==> flow/design.v <==
`timescale 1ns / 1ps
module axi_timer_averager_functional (
    input  logic        CLK            ,
    input  logic        RESET          ,
    input  logic        START_TIMER    ,
    input  logic        STOP_TIMER     ,
    input  logic        AVG_MSMT_ENABLE,
    input  logic [ 4:0] AVG_MSMT_LIMIT ,
    output logic [31:0] MSMT_VALUE     ,
    output logic        MSMT_VALID     ,
    output logic [63:0] AVG_MSMT_VALUE ,
    output logic [31:0] MSMT_COUNT     ,
    input  logic [ 3:0] LOAD_EN        ,
    input  logic [31:0] LOAD_DATA      ,
    input  logic [ 3:0] LOAD_STRB      
);
    function automatic logic [31:0] merge_bytes(input logic [31:0] old_value, input logic [31:0] new_value, input logic [3:0] strb);
        for (int b = 0; b < 4; b++)
            merge_bytes[b*8 +: 8] = strb[b] ? new_value[b*8 +: 8] : old_value[b*8 +: 8];
    endfunction
    logic d_start_timer;
    logic start_event  ;
    logic d_stop_timer;
    logic stop_event  ;
    localparam logic IDLE_ST = 1'b0;
    localparam logic MSMT_ST = 1'b1;
    logic [31:0] measurement_value;
    logic current_state;
    logic [31:0] avg_msmt_count;
    logic [31:0] avg_msmt_limit;
    logic [63:0] avg_msmt_value        ;
    logic [63:0] avg_msmt_value_shifted;
    logic        avg_msmt_value_valid  ;
    logic [31:0] avg_msmt_limit_rom [0:31];
    always_comb begin
        for (int i = 0; i < 32; i++)
            avg_msmt_limit_rom[i] = 32'h00000001 << i;
    end
    logic d_avg_msmt_enable;
    logic avg_msmt_event;
    always_ff @(posedge CLK) begin : MSMT_COUNT_processing  
        if (RESET)
            MSMT_COUNT <= 32'd1;
        else
            MSMT_COUNT <= avg_msmt_count + 1;
    end 
    always_comb begin 
        MSMT_VALUE = measurement_value;
    end 
    always_ff @(posedge CLK) begin 
        if (RESET)
            d_start_timer <= 1'b0;
        else
            d_start_timer <= START_TIMER ;
    end 
    always_ff @(posedge CLK) begin 
        if (RESET) begin 
            start_event <= 1'b0;
        end else if (!d_start_timer & START_TIMER) begin 
            start_event <= 1'b1;
        end else begin 
            start_event <= 1'b0;
        end 
    end 
    always_ff @(posedge CLK) begin 
        if (RESET)
            d_stop_timer <= 1'b0;
        else
            d_stop_timer <= STOP_TIMER;
    end 
    always_ff @(posedge CLK) begin 
        if (RESET) begin 
            stop_event <= 1'b0;
        end else if (!d_stop_timer & STOP_TIMER) begin 
            stop_event <= 1'b1;
        end else begin 
            stop_event <= 1'b0;
        end 
    end 
    always_ff @(posedge CLK) begin : current_state_processing 
        if (RESET) begin 
            current_state <= IDLE_ST;
        end else begin 
            case (current_state)
                IDLE_ST : 
                    if (start_event) begin 
                        current_state <= MSMT_ST;
                    end else begin 
                        current_state <= current_state;
                    end 
                MSMT_ST : 
                    if (stop_event) begin 
                        current_state <= IDLE_ST;
                    end else begin 
                        current_state <= current_state;
                    end 
                default : 
                    current_state <= current_state;
            endcase  
        end 
    end 
    always_ff @(posedge CLK) begin : measurement_value_processing 
        if (RESET) begin 
            measurement_value <= '0;
        end else if (LOAD_EN[3]) begin 
            measurement_value <= merge_bytes(measurement_value, LOAD_DATA, LOAD_STRB);
        end else begin 
            case (current_state)
                MSMT_ST : 
                    measurement_value <= measurement_value + 1;
                default : 
                    measurement_value <= '0;
            endcase  
        end 
    end 
    always_ff @(posedge CLK) begin : MSMT_VALID_processing 
        if (RESET) begin 
            MSMT_VALID <= 1'b0;
        end else begin 
            case (current_state) 
                MSMT_ST : 
                    if (stop_event) begin 
                        MSMT_VALID <= 1'b1;
                    end else begin 
                        MSMT_VALID <= 1'b0;
                    end 
                default : 
                    MSMT_VALID <= 1'b0;
            endcase  
        end 
    end 
    always_ff @(posedge CLK) begin : avg_msmt_count_processing 
        if (RESET) begin 
            avg_msmt_count <= '0;
        end else if (LOAD_EN[2]) begin 
            avg_msmt_count <= merge_bytes(avg_msmt_count, LOAD_DATA, LOAD_STRB);
        end else if ((avg_msmt_count == avg_msmt_limit) | !AVG_MSMT_ENABLE) begin 
            avg_msmt_count <= '0;
        end else begin 
            if (MSMT_VALID) begin 
                avg_msmt_count <= avg_msmt_count + 1;
            end else begin 
                avg_msmt_count <= avg_msmt_count;
            end 
        end 
    end 
    always_ff @(posedge CLK) begin : d_avg_msmt_enable_processing 
        if (RESET)
            d_avg_msmt_enable <= 1'b0;
        else
            d_avg_msmt_enable <= AVG_MSMT_ENABLE;
    end 
    always_ff @(posedge CLK) begin 
        if (RESET) begin 
            avg_msmt_event <= 1'b0;
        end else if (AVG_MSMT_ENABLE & !d_avg_msmt_enable) begin 
            avg_msmt_event <= 1'b1;
        end else begin 
            avg_msmt_event <= 1'b0;
        end 
    end 
    always_ff @(posedge CLK) begin : avg_msmt_limit_processing 
        if (RESET) begin 
            avg_msmt_limit <= '0;
        end else if (avg_msmt_event) begin 
            avg_msmt_limit <= avg_msmt_limit_rom[AVG_MSMT_LIMIT];
        end else begin 
            avg_msmt_limit <= avg_msmt_limit;
        end 
    end 
    always_ff @(posedge CLK) begin : avg_msmt_value_processing 
        if (RESET) begin 
            avg_msmt_value <= '0;
        end else if (LOAD_EN[0]) begin 
            avg_msmt_value[31:0] <= merge_bytes(avg_msmt_value[31:0], LOAD_DATA, LOAD_STRB);
        end else if (LOAD_EN[1]) begin 
            avg_msmt_value[63:32] <= merge_bytes(avg_msmt_value[63:32], LOAD_DATA, LOAD_STRB);
        end else if (avg_msmt_limit == avg_msmt_count) begin 
            avg_msmt_value <= '0;
        end else begin 
            if (AVG_MSMT_ENABLE) begin 
                if (MSMT_VALID) begin 
                        avg_msmt_value <= avg_msmt_value + measurement_value;
                end else begin 
                    avg_msmt_value <= avg_msmt_value;
                end 
            end else begin 
                avg_msmt_value <= '0;
            end 
        end 
    end 
    always_ff @(posedge CLK) begin : avg_msmt_value_shifted_processing 
        if (RESET) begin 
            avg_msmt_value_shifted <= '0;
        end else begin 
            case (AVG_MSMT_LIMIT) 
                5'h00   : avg_msmt_value_shifted <= avg_msmt_value[63:0];
                5'h01   : avg_msmt_value_shifted <= avg_msmt_value[63:1];
                5'h02   : avg_msmt_value_shifted <= avg_msmt_value[63:2];
                5'h03   : avg_msmt_value_shifted <= avg_msmt_value[63:3];
                5'h04   : avg_msmt_value_shifted <= avg_msmt_value[63:4];
                5'h05   : avg_msmt_value_shifted <= avg_msmt_value[63:5];
                5'h06   : avg_msmt_value_shifted <= avg_msmt_value[63:6];
                5'h07   : avg_msmt_value_shifted <= avg_msmt_value[63:7];
                5'h08   : avg_msmt_value_shifted <= avg_msmt_value[63:8];
                5'h09   : avg_msmt_value_shifted <= avg_msmt_value[63:9];
                5'h0a   : avg_msmt_value_shifted <= avg_msmt_value[63:10];
                5'h0b   : avg_msmt_value_shifted <= avg_msmt_value[63:11];
                5'h0c   : avg_msmt_value_shifted <= avg_msmt_value[63:12];
                5'h0d   : avg_msmt_value_shifted <= avg_msmt_value[63:13];
                5'h0e   : avg_msmt_value_shifted <= avg_msmt_value[63:14];
                5'h0f   : avg_msmt_value_shifted <= avg_msmt_value[63:15];
                5'h10   : avg_msmt_value_shifted <= avg_msmt_value[63:16];
                5'h11   : avg_msmt_value_shifted <= avg_msmt_value[63:17];
                5'h12   : avg_msmt_value_shifted <= avg_msmt_value[63:18];
                5'h13   : avg_msmt_value_shifted <= avg_msmt_value[63:19];
                5'h14   : avg_msmt_value_shifted <= avg_msmt_value[63:20];
                5'h15   : avg_msmt_value_shifted <= avg_msmt_value[63:21];
                5'h16   : avg_msmt_value_shifted <= avg_msmt_value[63:22];
                5'h17   : avg_msmt_value_shifted <= avg_msmt_value[63:23];
                5'h18   : avg_msmt_value_shifted <= avg_msmt_value[63:24];
                5'h19   : avg_msmt_value_shifted <= avg_msmt_value[63:25];
                5'h1a   : avg_msmt_value_shifted <= avg_msmt_value[63:26];
                5'h1b   : avg_msmt_value_shifted <= avg_msmt_value[63:27];
                5'h1c   : avg_msmt_value_shifted <= avg_msmt_value[63:28];
                5'h1d   : avg_msmt_value_shifted <= avg_msmt_value[63:29];
                5'h1e   : avg_msmt_value_shifted <= avg_msmt_value[63:30];
                5'h1f   : avg_msmt_value_shifted <= avg_msmt_value[63:31];
                default : avg_msmt_value_shifted <= avg_msmt_value[63:31];
            endcase  
        end 
    end 
    always_ff @(posedge CLK) begin : avg_msmt_value_valid_processing 
        if (RESET) begin 
            avg_msmt_value_valid <= 1'b0;
        end else if (avg_msmt_count == avg_msmt_limit) begin 
            avg_msmt_value_valid <= 1'b1;
        end else begin 
            avg_msmt_value_valid <= 1'b0;
        end 
    end
    always_ff @(posedge CLK) begin 
        if (RESET) begin 
            AVG_MSMT_VALUE <= '0;
        end else if (avg_msmt_value_valid) begin 
            AVG_MSMT_VALUE <= avg_msmt_value_shifted;
        end else begin 
            AVG_MSMT_VALUE <= AVG_MSMT_VALUE;
        end 
    end 
endmodule
`timescale 1 ns / 1 ps
module axi_timer_averager #(
    parameter integer DEFAULT_SAMPLES_SERIE = 2,
    parameter integer S_AXI_LITE_DATA_WIDTH = 32  ,
    parameter integer S_AXI_LITE_ADDR_WIDTH = 32
) (
    input  logic                                 CLK               ,
    input  logic                                 RESETN            ,
    input  logic [    S_AXI_LITE_ADDR_WIDTH-1:0] S_AXI_LITE_AWADDR ,
    input  logic [                          2:0] S_AXI_LITE_AWPROT ,
    input  logic                                 S_AXI_LITE_AWVALID,
    output logic                                 S_AXI_LITE_AWREADY,
    input  logic [    S_AXI_LITE_DATA_WIDTH-1:0] S_AXI_LITE_WDATA  ,
    input  logic [(S_AXI_LITE_DATA_WIDTH/8)-1:0] S_AXI_LITE_WSTRB  ,
    input  logic                                 S_AXI_LITE_WVALID ,
    output logic                                 S_AXI_LITE_WREADY ,
    output logic [                          1:0] S_AXI_LITE_BRESP  ,
    output logic                                 S_AXI_LITE_BVALID ,
    input  logic                                 S_AXI_LITE_BREADY ,
    input  logic [    S_AXI_LITE_ADDR_WIDTH-1:0] S_AXI_LITE_ARADDR ,
    input  logic [                          2:0] S_AXI_LITE_ARPROT ,
    input  logic                                 S_AXI_LITE_ARVALID,
    output logic                                 S_AXI_LITE_ARREADY,
    output logic [    S_AXI_LITE_DATA_WIDTH-1:0] S_AXI_LITE_RDATA  ,
    output logic [                          1:0] S_AXI_LITE_RRESP  ,
    output logic                                 S_AXI_LITE_RVALID ,
    input  logic                                 S_AXI_LITE_RREADY ,
    output logic [                         31:0] MSMT_VALUE        ,
    output logic                                 MSMT_VALID        ,
    input  logic                                 INTR
);
    logic [S_AXI_LITE_ADDR_WIDTH-1:0] axi_awaddr ;
    logic                             axi_awready;
    logic                             axi_wready ;
    logic [                      1:0] axi_bresp  ;
    logic                             axi_bvalid ;
    logic [S_AXI_LITE_ADDR_WIDTH-1:0] axi_araddr ;
    logic                             axi_arready;
    logic [S_AXI_LITE_DATA_WIDTH-1:0] axi_rdata  ;
    logic [                      1:0] axi_rresp  ;
    logic                             axi_rvalid ;
    localparam integer ADDR_LSB          = (S_AXI_LITE_DATA_WIDTH/32) + 1;
    localparam integer OPT_MEM_ADDR_BITS = 5                             ;
    logic                                                            slv_reg_rden                          ;
    logic                                                            slv_reg_wren                          ;
    logic [S_AXI_LITE_DATA_WIDTH-1:0]                                reg_data_out                          ;
    logic                                                            aw_en                                 ;
    logic        start_timer       ;
    logic        stop_timer        ;
    logic        avg_msmt_enable   ;
    logic [ 4:0] avg_msmt_limit    ;
    logic [31:0] msmt_count_reg    ;
    logic [63:0] avg_msmt_value_reg;
    logic [ 3:0] load_en           ;
    always_comb begin : S_AXI_LITE_processing 
        S_AXI_LITE_AWREADY = axi_awready;
        S_AXI_LITE_WREADY  = axi_wready;
        S_AXI_LITE_BRESP   = axi_bresp;
        S_AXI_LITE_BVALID  = axi_bvalid;
        S_AXI_LITE_ARREADY = axi_arready;
        S_AXI_LITE_RDATA   = axi_rdata;
        S_AXI_LITE_RRESP   = axi_rresp;
    end 
    always_ff @( posedge CLK ) begin : S_AXI_LITE_RVALID_proc
        if (~RESETN)
            S_AXI_LITE_RVALID <= 1'b0;
        else
            S_AXI_LITE_RVALID <= axi_rvalid;
    end 
    always_ff @( posedge CLK ) begin : axi_awready_proc
        if (~RESETN)
            axi_awready <= 1'b0;
        else    
            if (~axi_awready & S_AXI_LITE_AWVALID & S_AXI_LITE_WVALID & aw_en)
                axi_awready <= 1'b1;
            else 
                if (S_AXI_LITE_BREADY & axi_bvalid)
                    axi_awready <= 1'b0;
                else
                    axi_awready <= 1'b0;
    end       
    always_ff @( posedge CLK ) begin : aw_en_proc
        if (~RESETN)
            aw_en <= 1'b1;
        else
            if (~axi_awready & S_AXI_LITE_AWVALID & S_AXI_LITE_WVALID & aw_en)
                aw_en <= 1'b0;
            else 
                if (S_AXI_LITE_BREADY & axi_bvalid)
                    aw_en <= 1'b1;
    end       
    always_ff @( posedge CLK ) begin : axi_awaddr_proc
        if (~RESETN)
            axi_awaddr <= '0;
        else
            if (~axi_awready & S_AXI_LITE_AWVALID & S_AXI_LITE_WVALID & aw_en)
                axi_awaddr <= S_AXI_LITE_AWADDR;
    end       
    always_ff @( posedge CLK ) begin : axi_wready_proc
        if (~RESETN)
            axi_wready <= 1'b0;
        else    
            if (~axi_wready & S_AXI_LITE_WVALID & S_AXI_LITE_AWVALID & aw_en )
                axi_wready <= 1'b1;
            else
                axi_wready <= 1'b0;
    end       
    always_comb begin : slv_reg_wren_processing  
        slv_reg_wren = axi_wready & S_AXI_LITE_WVALID & axi_awready & S_AXI_LITE_AWVALID;
    end
    always_ff @( posedge CLK ) begin : axi_bvalid_proc
        if (~RESETN)
            axi_bvalid  <= 1'b0;
        else
            if (axi_awready & S_AXI_LITE_AWVALID & ~axi_bvalid & axi_wready & S_AXI_LITE_WVALID)
                axi_bvalid <= 1'b1;
            else
                if (S_AXI_LITE_BREADY & axi_bvalid)
                    axi_bvalid <= 1'b0; 
    end   
    always_ff @( posedge CLK ) begin : axi_bresp_proc
        if (~RESETN)
            axi_bresp   <= 2'b0;
        else
            if (axi_awready & S_AXI_LITE_AWVALID & ~axi_bvalid & axi_wready & S_AXI_LITE_WVALID)
                axi_bresp  <= 2'b0;  
    end   
    always_ff @( posedge CLK ) begin : axi_arready_proc
        if (~RESETN)
            axi_arready <= 1'b0;
        else    
            if (~axi_arready & S_AXI_LITE_ARVALID)
                axi_arready <= 1'b1;
            else
                axi_arready <= 1'b0;
    end       
    always_ff @( posedge CLK ) begin : axi_araddr_proc
        if (~RESETN)
            axi_araddr  <= 32'b0;
        else    
            if (~axi_arready & S_AXI_LITE_ARVALID)
                axi_araddr  <= S_AXI_LITE_ARADDR;
    end       
    always_ff @( posedge CLK ) begin : axi_rvalid_proc
        if (~RESETN)
            axi_rvalid <= 1'b0;
        else
            if (axi_arready & S_AXI_LITE_ARVALID & ~axi_rvalid)
                axi_rvalid <= 1'b1;
            else 
                if (axi_rvalid & S_AXI_LITE_RREADY)
                    axi_rvalid <= 1'b0;
    end    
    always_ff @( posedge CLK ) begin : axi_rresp_proc
        if (~RESETN)
            axi_rresp  <= '0;
        else
            if (axi_arready & S_AXI_LITE_ARVALID & ~axi_rvalid)
                axi_rresp  <= 2'b0;  
    end    
    always_ff @(posedge CLK) begin : slv_reg_rden_proc
        if (~RESETN)
            slv_reg_rden <= 1'b0;
        else
            slv_reg_rden <= axi_arready & S_AXI_LITE_ARVALID & ~axi_rvalid;
    end 
    always_ff @(posedge CLK) begin
        if (~RESETN)
            reg_data_out <= '0;
        else
        case ( axi_araddr[ADDR_LSB+OPT_MEM_ADDR_BITS:ADDR_LSB] )
            8'h00   : reg_data_out <= {31'b0, stop_timer};
            8'h01   : reg_data_out <= {16'b0, 3'b0, avg_msmt_limit, 7'b0, avg_msmt_enable};
            8'h02   : reg_data_out <= avg_msmt_value_reg[31:0];
            8'h03   : reg_data_out <= avg_msmt_value_reg[63:32];
            8'h04   : reg_data_out <= msmt_count_reg[31:0];
            default : reg_data_out <= '0;
        endcase
    end
    always_ff @(posedge CLK) begin
        if (~RESETN)
            axi_rdata <= '0;
        else if (slv_reg_rden)
            axi_rdata <= reg_data_out;      
    end    
    always_ff @(posedge CLK) begin : stop_timer_processing 
        if (~RESETN) begin 
            stop_timer <= 1'b0;
        end else begin 
            if (slv_reg_wren) begin 
                if (axi_awaddr[ADDR_LSB + OPT_MEM_ADDR_BITS : ADDR_LSB] == 0) begin 
                    if (S_AXI_LITE_WSTRB[0]) begin 
                        stop_timer <= S_AXI_LITE_WDATA[0];
                    end else begin 
                        stop_timer <= 1'b0;
                    end 
                end else begin 
                    stop_timer <= 1'b0;
                end 
            end else begin 
                stop_timer <= 1'b0;
            end 
        end 
    end 
    always_ff @(posedge CLK) begin : avg_msmt_enable_processing 
        if (~RESETN) begin 
            avg_msmt_enable <= 1'b0;
        end else begin 
            if (slv_reg_wren) begin 
                if (axi_awaddr[ADDR_LSB + OPT_MEM_ADDR_BITS : ADDR_LSB] == 1) begin 
                    if (S_AXI_LITE_WSTRB[0]) begin 
                        avg_msmt_enable <= S_AXI_LITE_WDATA[0];
                    end else begin 
                        avg_msmt_enable <= avg_msmt_enable;
                    end 
                end else begin 
                    avg_msmt_enable <= avg_msmt_enable;
                end 
            end else begin 
                avg_msmt_enable <= avg_msmt_enable;
            end 
        end 
    end 
    always_ff @(posedge CLK) begin : avg_msmt_limit_processing 
        if (~RESETN) begin 
            avg_msmt_limit <= DEFAULT_SAMPLES_SERIE;
        end else begin 
            if (slv_reg_wren) begin 
                if (axi_awaddr[ADDR_LSB + OPT_MEM_ADDR_BITS : ADDR_LSB] == 1) begin 
                    if (S_AXI_LITE_WSTRB[1]) begin 
                        avg_msmt_limit <= S_AXI_LITE_WDATA[12:8];
                    end else begin 
                        avg_msmt_limit <= avg_msmt_limit;
                    end 
                end else begin 
                    avg_msmt_limit <= avg_msmt_limit;
                end 
            end else begin 
                avg_msmt_limit <= avg_msmt_limit;
            end 
        end 
    end 
    always_ff @(posedge CLK) begin : start_timer_processing 
        if (~RESETN)
            start_timer <= 1'b0;
        else
            start_timer <= INTR;
    end 
    always_comb begin : load_en_processing 
        load_en[0] = slv_reg_wren & (axi_awaddr[ADDR_LSB + OPT_MEM_ADDR_BITS : ADDR_LSB] == 2);
        load_en[1] = slv_reg_wren & (axi_awaddr[ADDR_LSB + OPT_MEM_ADDR_BITS : ADDR_LSB] == 3);
        load_en[2] = slv_reg_wren & (axi_awaddr[ADDR_LSB + OPT_MEM_ADDR_BITS : ADDR_LSB] == 4);
        load_en[3] = slv_reg_wren & (axi_awaddr[ADDR_LSB + OPT_MEM_ADDR_BITS : ADDR_LSB] == 5);
    end
    axi_timer_averager_functional axi_timer_averager_functional_inst (
        .CLK            (CLK               ),
        .RESET          (~RESETN           ),
        .START_TIMER    (start_timer       ),
        .STOP_TIMER     (stop_timer        ),
        .AVG_MSMT_ENABLE(avg_msmt_enable   ),
        .AVG_MSMT_LIMIT (avg_msmt_limit    ),
        .MSMT_VALUE     (MSMT_VALUE        ),
        .MSMT_VALID     (MSMT_VALID        ),
        .AVG_MSMT_VALUE (avg_msmt_value_reg),
        .MSMT_COUNT     (msmt_count_reg    ),
        .LOAD_EN        (load_en           ),
        .LOAD_DATA      (S_AXI_LITE_WDATA  ),
        .LOAD_STRB      (S_AXI_LITE_WSTRB  )
    );
endmodule
== Reports on axi_timer_averager ==
Tool output for the design above, in the order of the flow.
Lines are those of the file above, counted from 1.
Operators carry their Yosys type and port widths (W data, S select, Z words).
Library cell names are shortened.
Not given: n/a
Design
  design top: axi_timer_averager
  clock: CLK
  library: sky130hd
  library corner: tt_025C_1v80

== Word level ==
Counts by Yosys on the flattened word-level netlist (proc, flatten, opt, wreduce). Print and check cells are left out.
Operators by class
  add/subtract/negate cells: 3
  equality and inequality tests: 61
  multiplexer cells: 38
  bitwise operators: 33
  reduce/logical cells: 27
Operators with widths (number)
  $pmux W64 S32: 1
  $pmux W32 S32: 1
  $mux W32: 14
  $pmux W32 S5: 1
  $eq A5 B5 Y1 const B: 16
  $add A32 B1 Y32 const B: 2
  $eq A32 B32 Y1: 2
  $add A64 B32 Y64: 1
  $eq A5 B4 Y1 const B: 8
  $ne A2 B2 Y1 const B: 17
  $mux W8: 4
  $reduce_and A3 Y1: 10
  $and A1 B1 Y1: 25
  $eq A6 B2 Y1 const B: 4
  $eq A5 B3 Y1 const B: 4
  $eq A6 B3 Y1 const B: 3
  $mux W1: 16
  $eq A6 B1 Y1 const B: 2
  $logic_not A6 Y1: 2
  $reduce_and A2 Y1: 5
  $eq A5 B2 Y1 const B: 2
  $ne A4 B1 Y1 const B: 2
  $not A1 Y1: 7
  $reduce_bool A2 Y1: 3
  $eq A5 B1 Y1 const B: 1
  $logic_not A5 Y1: 1
  $logic_not A1 Y1: 4
  $reduce_and A4 Y1: 1
Other operator kinds: 3; their cells: 3.
Word-level totals
  register bits: 425
  input port bits: 114
  output and inout bits: 74

== Depth ==
Yosys ltp: most cells in a row. Word level: on the elaborated netlist, between registers, memories and ports. Mapped: between sequential cells and ports; inverters and the memories' decode and read muxes count.
Logic depth
  depth after elaboration: 6
  ABC_AREA: 0
  gate-level depth with buffers: 11
  gate-level depth less buffers: 11

== Mapped cells and area ==
Yosys stat after the flow's synthesis: flattened, memories mapped to cells. It holds for the ABC_AREA given above (unset counts as 0); a run with the other value may have another netlist.
The area totals of this step are shown rounded.
Synthesis totals
  mapped cells: 3579
  mapped area: 28410 um^2
  sequential part of the area: 8428 um^2
  flip-flop cells: 421
  buffer cells: 494
Cell types
  dfxtp_1: number 421, total area 8.43E+03 um^2
  a221oi_1: number 226, total area 1.98E+03 um^2
  a22oi_1: number 257, total area 1929.35 um^2
  a22o_1: number 210, total area 1.84E+03 um^2
  mux2i_1: number 161, total area 1.61E+03 um^2
  nor2_1: number 425, total area 1595.28 um^2
  clkbuf_1: number 393, total area 1.48E+03 um^2
  nand4_1: number 141, total area 882.096 um^2
  a222oi_1: number 78, total area 780.749 um^2
  a21oi_1: number 132, total area 660.634 um^2
  nand2_1: number 142, total area 533.011 um^2
  nor3_1: number 95, total area 475.456 um^2
  o21ai_0: number 86, total area 430.413 um^2
  ha_1: number 34, total area 425.408 um^2
  nand3_1: number 85, total area 425.408 um^2
  xor2_1: number 48, total area 420.403 um^2
  xnor2_1: number 43, total area 376.611 um^2
  a211oi_1: number 45, total area 337.824 um^2
Other cell types: 76; their cells: 557.
By module: a second synthesis without flattening, with its own total; a netlist apart from the flattened one above.
Second synthesis, totals
  cells (unflattened synthesis): 3682
  area total of the unflattened synthesis: 28950 um^2
Rows give one instance, submodules left out.
By module
  axi_timer_averager_functional: times used 1, cells 3271, area 24970 um^2, sequential area 6586 um^2
  axi_timer_averager: times used 1, cells 411, area 3980 um^2, sequential area 1842 um^2

== Worst setup path after synthesis ==
Source: OpenSTA report_checks on the synthesized netlist (no wires, ideal clock, input and output delay 20% of the period each), path of least setup slack; recovery checks are left aside. Register names are those of the netlist, which keeps one name where synthesis merged equal registers.
Timing after synthesis
  path type: in2reg
  start: input S_AXI_LITE_WVALID
  end: register axi_timer_averager_functional_inst.measurement_value[21]
  period: 8.0 ns
  external input delay: 1.600 ns
  setup time: 0.122 ns
  arrival: 3.253 ns
  required time: 7.878 ns
  slack: 4.625 ns
  delay of the path: 1.775 ns
  stages: 8
  path buffers: 2
  period reached after synthesis: 3.375 ns
"delay of the path" = arrival - input delay + setup time.
"stages" counts driving pins, that of a launching flip-flop among them; a cell with two outputs on the path counts twice.
"period reached after synthesis" = period - worst setup slack (recovery checks aside). The figure is calculated, with input and output delays left at 20% of the set period.
Between the ends stands the longest chain of elaborated cells between them, by number of cells; it is not shown to be the way that was timed. Of several equally long chains one is given.
Each line given opens the expression or statement behind the cell; cells for indexed reads and writes are added by Yosys, which also makes memories of some case tables.
A register here has more assigning lines than the two given.
On the way, after synthesis
  path through: nand4_1 -> nor3_1 -> nand4_1 -> nand2_1 -> buf_1 -> clkbuf_1 -> o22ai_1 -> o311a_1
  length of the longest elaborated chain: 5
  elaborated cells between the ends (all ways): 6
  source lines of those cells: 3
  those cells by class: 1 x eq/ne; 1 x mux; 4 x logic
RTL lines, path after synthesis
  start, declared: line 266  | input  logic                                 S_AXI_LITE_WVALID ,
  $and A1 B1 Y1 (3 in a row): line 360  | slv_reg_wren = axi_wready & S_AXI_LITE_WVALID & axi_awready & S_AXI_LITE_AWVALID;
  $and A1 B1 Y1: line 504  | load_en[3] = slv_reg_wren & (axi_awaddr[ADDR_LSB + OPT_MEM_ADDR_BITS : ADDR_LSB] == 5);
  $mux W32: line 105  | end else if (LOAD_EN[3]) begin
  end, assigned: line 106  | measurement_value <= merge_bytes(measurement_value, LOAD_DATA, LOAD_STRB);
  end, assigned: line 110  | measurement_value <= measurement_value + 1;
  end, declared: line 27  | logic [31:0] measurement_value;

== Path in the finished layout ==
From the final timing report of record 1: the path of least setup slack in the routed layout; clock arrival at registers is part of the times.
Timing after layout
  path type: reg2reg
  start: register axi_timer_averager_functional_inst.measurement_value[0]
  end: register axi_timer_averager_functional_inst.avg_msmt_value[44]
  period: 5.44 ns
  setup time: 0.10 ns
  arrival: 4.69 ns
  required time: 5.95 ns
  slack: 1.26 ns
  stages: 12
  path buffers: 0
Between the ends stands the longest chain of elaborated cells between them, by number of cells; it is not shown to be the way that was timed. Of several equally long chains one is given.
A register here has more assigning lines than the two given.
On the way, after layout
  path through: dfxtp_1 -> ha_1 -> inv_1 -> fa_1 -> and2b_1 -> o31a_1 -> o31ai_2 -> a221o_1 -> a211oi_4 -> o21ai_2 -> or3_1 -> a32o_1
  length of the longest elaborated chain: 5
  elaborated cells between the ends (all ways): 5
  source lines of those cells: 5
  those cells by class: 1 x add/sub; 4 x mux
RTL lines, path after layout
  start, declared: line 27  | logic [31:0] measurement_value;
  start, assigned: line 106  | measurement_value <= merge_bytes(measurement_value, LOAD_DATA, LOAD_STRB);
  start, assigned: line 110  | measurement_value <= measurement_value + 1;
  $add A64 B32 Y64: line 183  | avg_msmt_value <= avg_msmt_value + measurement_value;
  $mux W32: line 182  | if (MSMT_VALID) begin
  $mux W32: line 181  | if (AVG_MSMT_ENABLE) begin
  $mux W32: line 178  | end else if (avg_msmt_limit == avg_msmt_count) begin
  $mux W32: line 176  | end else if (LOAD_EN[1]) begin
  end, assigned: line 177  | avg_msmt_value[63:32] <= merge_bytes(avg_msmt_value[63:32], LOAD_DATA, LOAD_STRB);
  end, assigned: line 183
  end, declared: line 31  | logic [63:0] avg_msmt_value        ;

Hand-over note for axi_timer_averager

Stored flow runs of axi_timer_averager (5 of them; Yosys, OpenROAD, sky130hd). They differ in their settings and are not a sequence. Constraints: input delay and output delay 20% of the set period each, output load 0.01 pF.
"achieved clock period" = clock period - worst setup slack. The figure is calculated, with input and output delays left at 20% of the set period.
"worst setup path time" means the part of the period allowed to the worst setup path (the constraints hold back 20% at inputs and 20% at outputs) less its slack; where the path has registers, the arrival times of their clocks count too.
"power": no workload was simulated; the value follows from the tool's default switching activity.
Measured values are rounded.
[record 1] settings: CELL_PAD_IN_SITES_DETAIL_PLACEMENT=1, CELL_PAD_IN_SITES_GLOBAL_PLACEMENT=2, CORE_MARGIN=6, CORE_UTILIZATION=16, CTS_CLUSTER_DIAMETER=256, GPL_ROUTABILITY_DRIVEN=1, GPL_TIMING_DRIVEN=1, MAX_ROUTING_LAYER=met5, PLACE_DENSITY_LB_ADDON=0.27, SETUP_SLACK_MARGIN=0.87, TNS_END_PERCENT=5, period_ns=5.44, CAP_MARGIN=20, SLEW_MARGIN=20
[record 1] result: chip area after synthesis (Yosys) 28410 um^2, die area 187800 um^2, standard-cell area of the final layout 34350 um^2, utilization 19.5%, worst setup slack after layout 1.261 ns, total negative slack 0.000 ns, worst hold slack 0.381 ns, power 7.081 mW, achieved clock period 4.179 ns, worst setup path time 4.18 ns, worst setup path kind reg2reg
[record 2] settings: ABC_AREA=1, CAP_MARGIN=20, CELL_PAD_IN_SITES_DETAIL_PLACEMENT=1, CELL_PAD_IN_SITES_GLOBAL_PLACEMENT=3, CORE_MARGIN=6, CORE_UTILIZATION=20, CTS_CLUSTER_DIAMETER=373, GPL_ROUTABILITY_DRIVEN=0, GPL_TIMING_DRIVEN=0, HOLD_SLACK_MARGIN=-0.05, MAX_ROUTING_LAYER=met5, MIN_ROUTING_LAYER=met2, PLACE_DENSITY_LB_ADDON=0.27, SETUP_SLACK_MARGIN=0.87, SLEW_MARGIN=35, TNS_END_PERCENT=40, period_ns=5.44
[record 2] result: did not finish, routing stopped with GRT-0116
[record 3] settings: CELL_PAD_IN_SITES_DETAIL_PLACEMENT=0, CELL_PAD_IN_SITES_GLOBAL_PLACEMENT=2, CORE_UTILIZATION=60, GPL_ROUTABILITY_DRIVEN=1, GPL_TIMING_DRIVEN=1, MIN_ROUTING_LAYER=met2, PLACE_DENSITY=0.47, TNS_END_PERCENT=45, period_ns=6.59, CAP_MARGIN=20, CORE_MARGIN=2, SLEW_MARGIN=20
[record 3] result: did not finish, placement stopped with GPL-0301
[record 4] settings: CELL_PAD_IN_SITES_DETAIL_PLACEMENT=1, CELL_PAD_IN_SITES_GLOBAL_PLACEMENT=2, CORE_UTILIZATION=35, GPL_ROUTABILITY_DRIVEN=1, period_ns=4.58, CAP_MARGIN=20, CORE_MARGIN=2, SLEW_MARGIN=20
[record 4] result: chip area after synthesis (Yosys) 28410 um^2, die area 83480 um^2, standard-cell area of the final layout 32850 um^2, utilization 40.9%, worst setup slack after layout 0.682 ns, total negative slack 0.000 ns, worst hold slack 0.389 ns, power 8.397 mW, achieved clock period 3.898 ns, worst setup path time 3.90 ns, worst setup path kind reg2reg
[record 5] settings: ABC_AREA=1, CAP_MARGIN=40, CELL_PAD_IN_SITES_DETAIL_PLACEMENT=1, CELL_PAD_IN_SITES_GLOBAL_PLACEMENT=3, CORE_MARGIN=6, CORE_UTILIZATION=23, CTS_CLUSTER_DIAMETER=373, GPL_ROUTABILITY_DRIVEN=1, GPL_TIMING_DRIVEN=1, MAX_ROUTING_LAYER=met4, PLACE_DENSITY_LB_ADDON=0.27, SETUP_SLACK_MARGIN=0.87, TNS_END_PERCENT=40, period_ns=5.44, SLEW_MARGIN=20
[record 5] result: chip area after synthesis (Yosys) 31540 um^2, die area 146200 um^2, standard-cell area of the final layout 36900 um^2, utilization 27.2%, worst setup slack after layout 1.860 ns, total negative slack 0.000 ns, worst hold slack 0.384 ns, power 7.252 mW, achieved clock period 3.580 ns, worst setup path time 3.58 ns, worst setup path kind reg2reg

End of note.
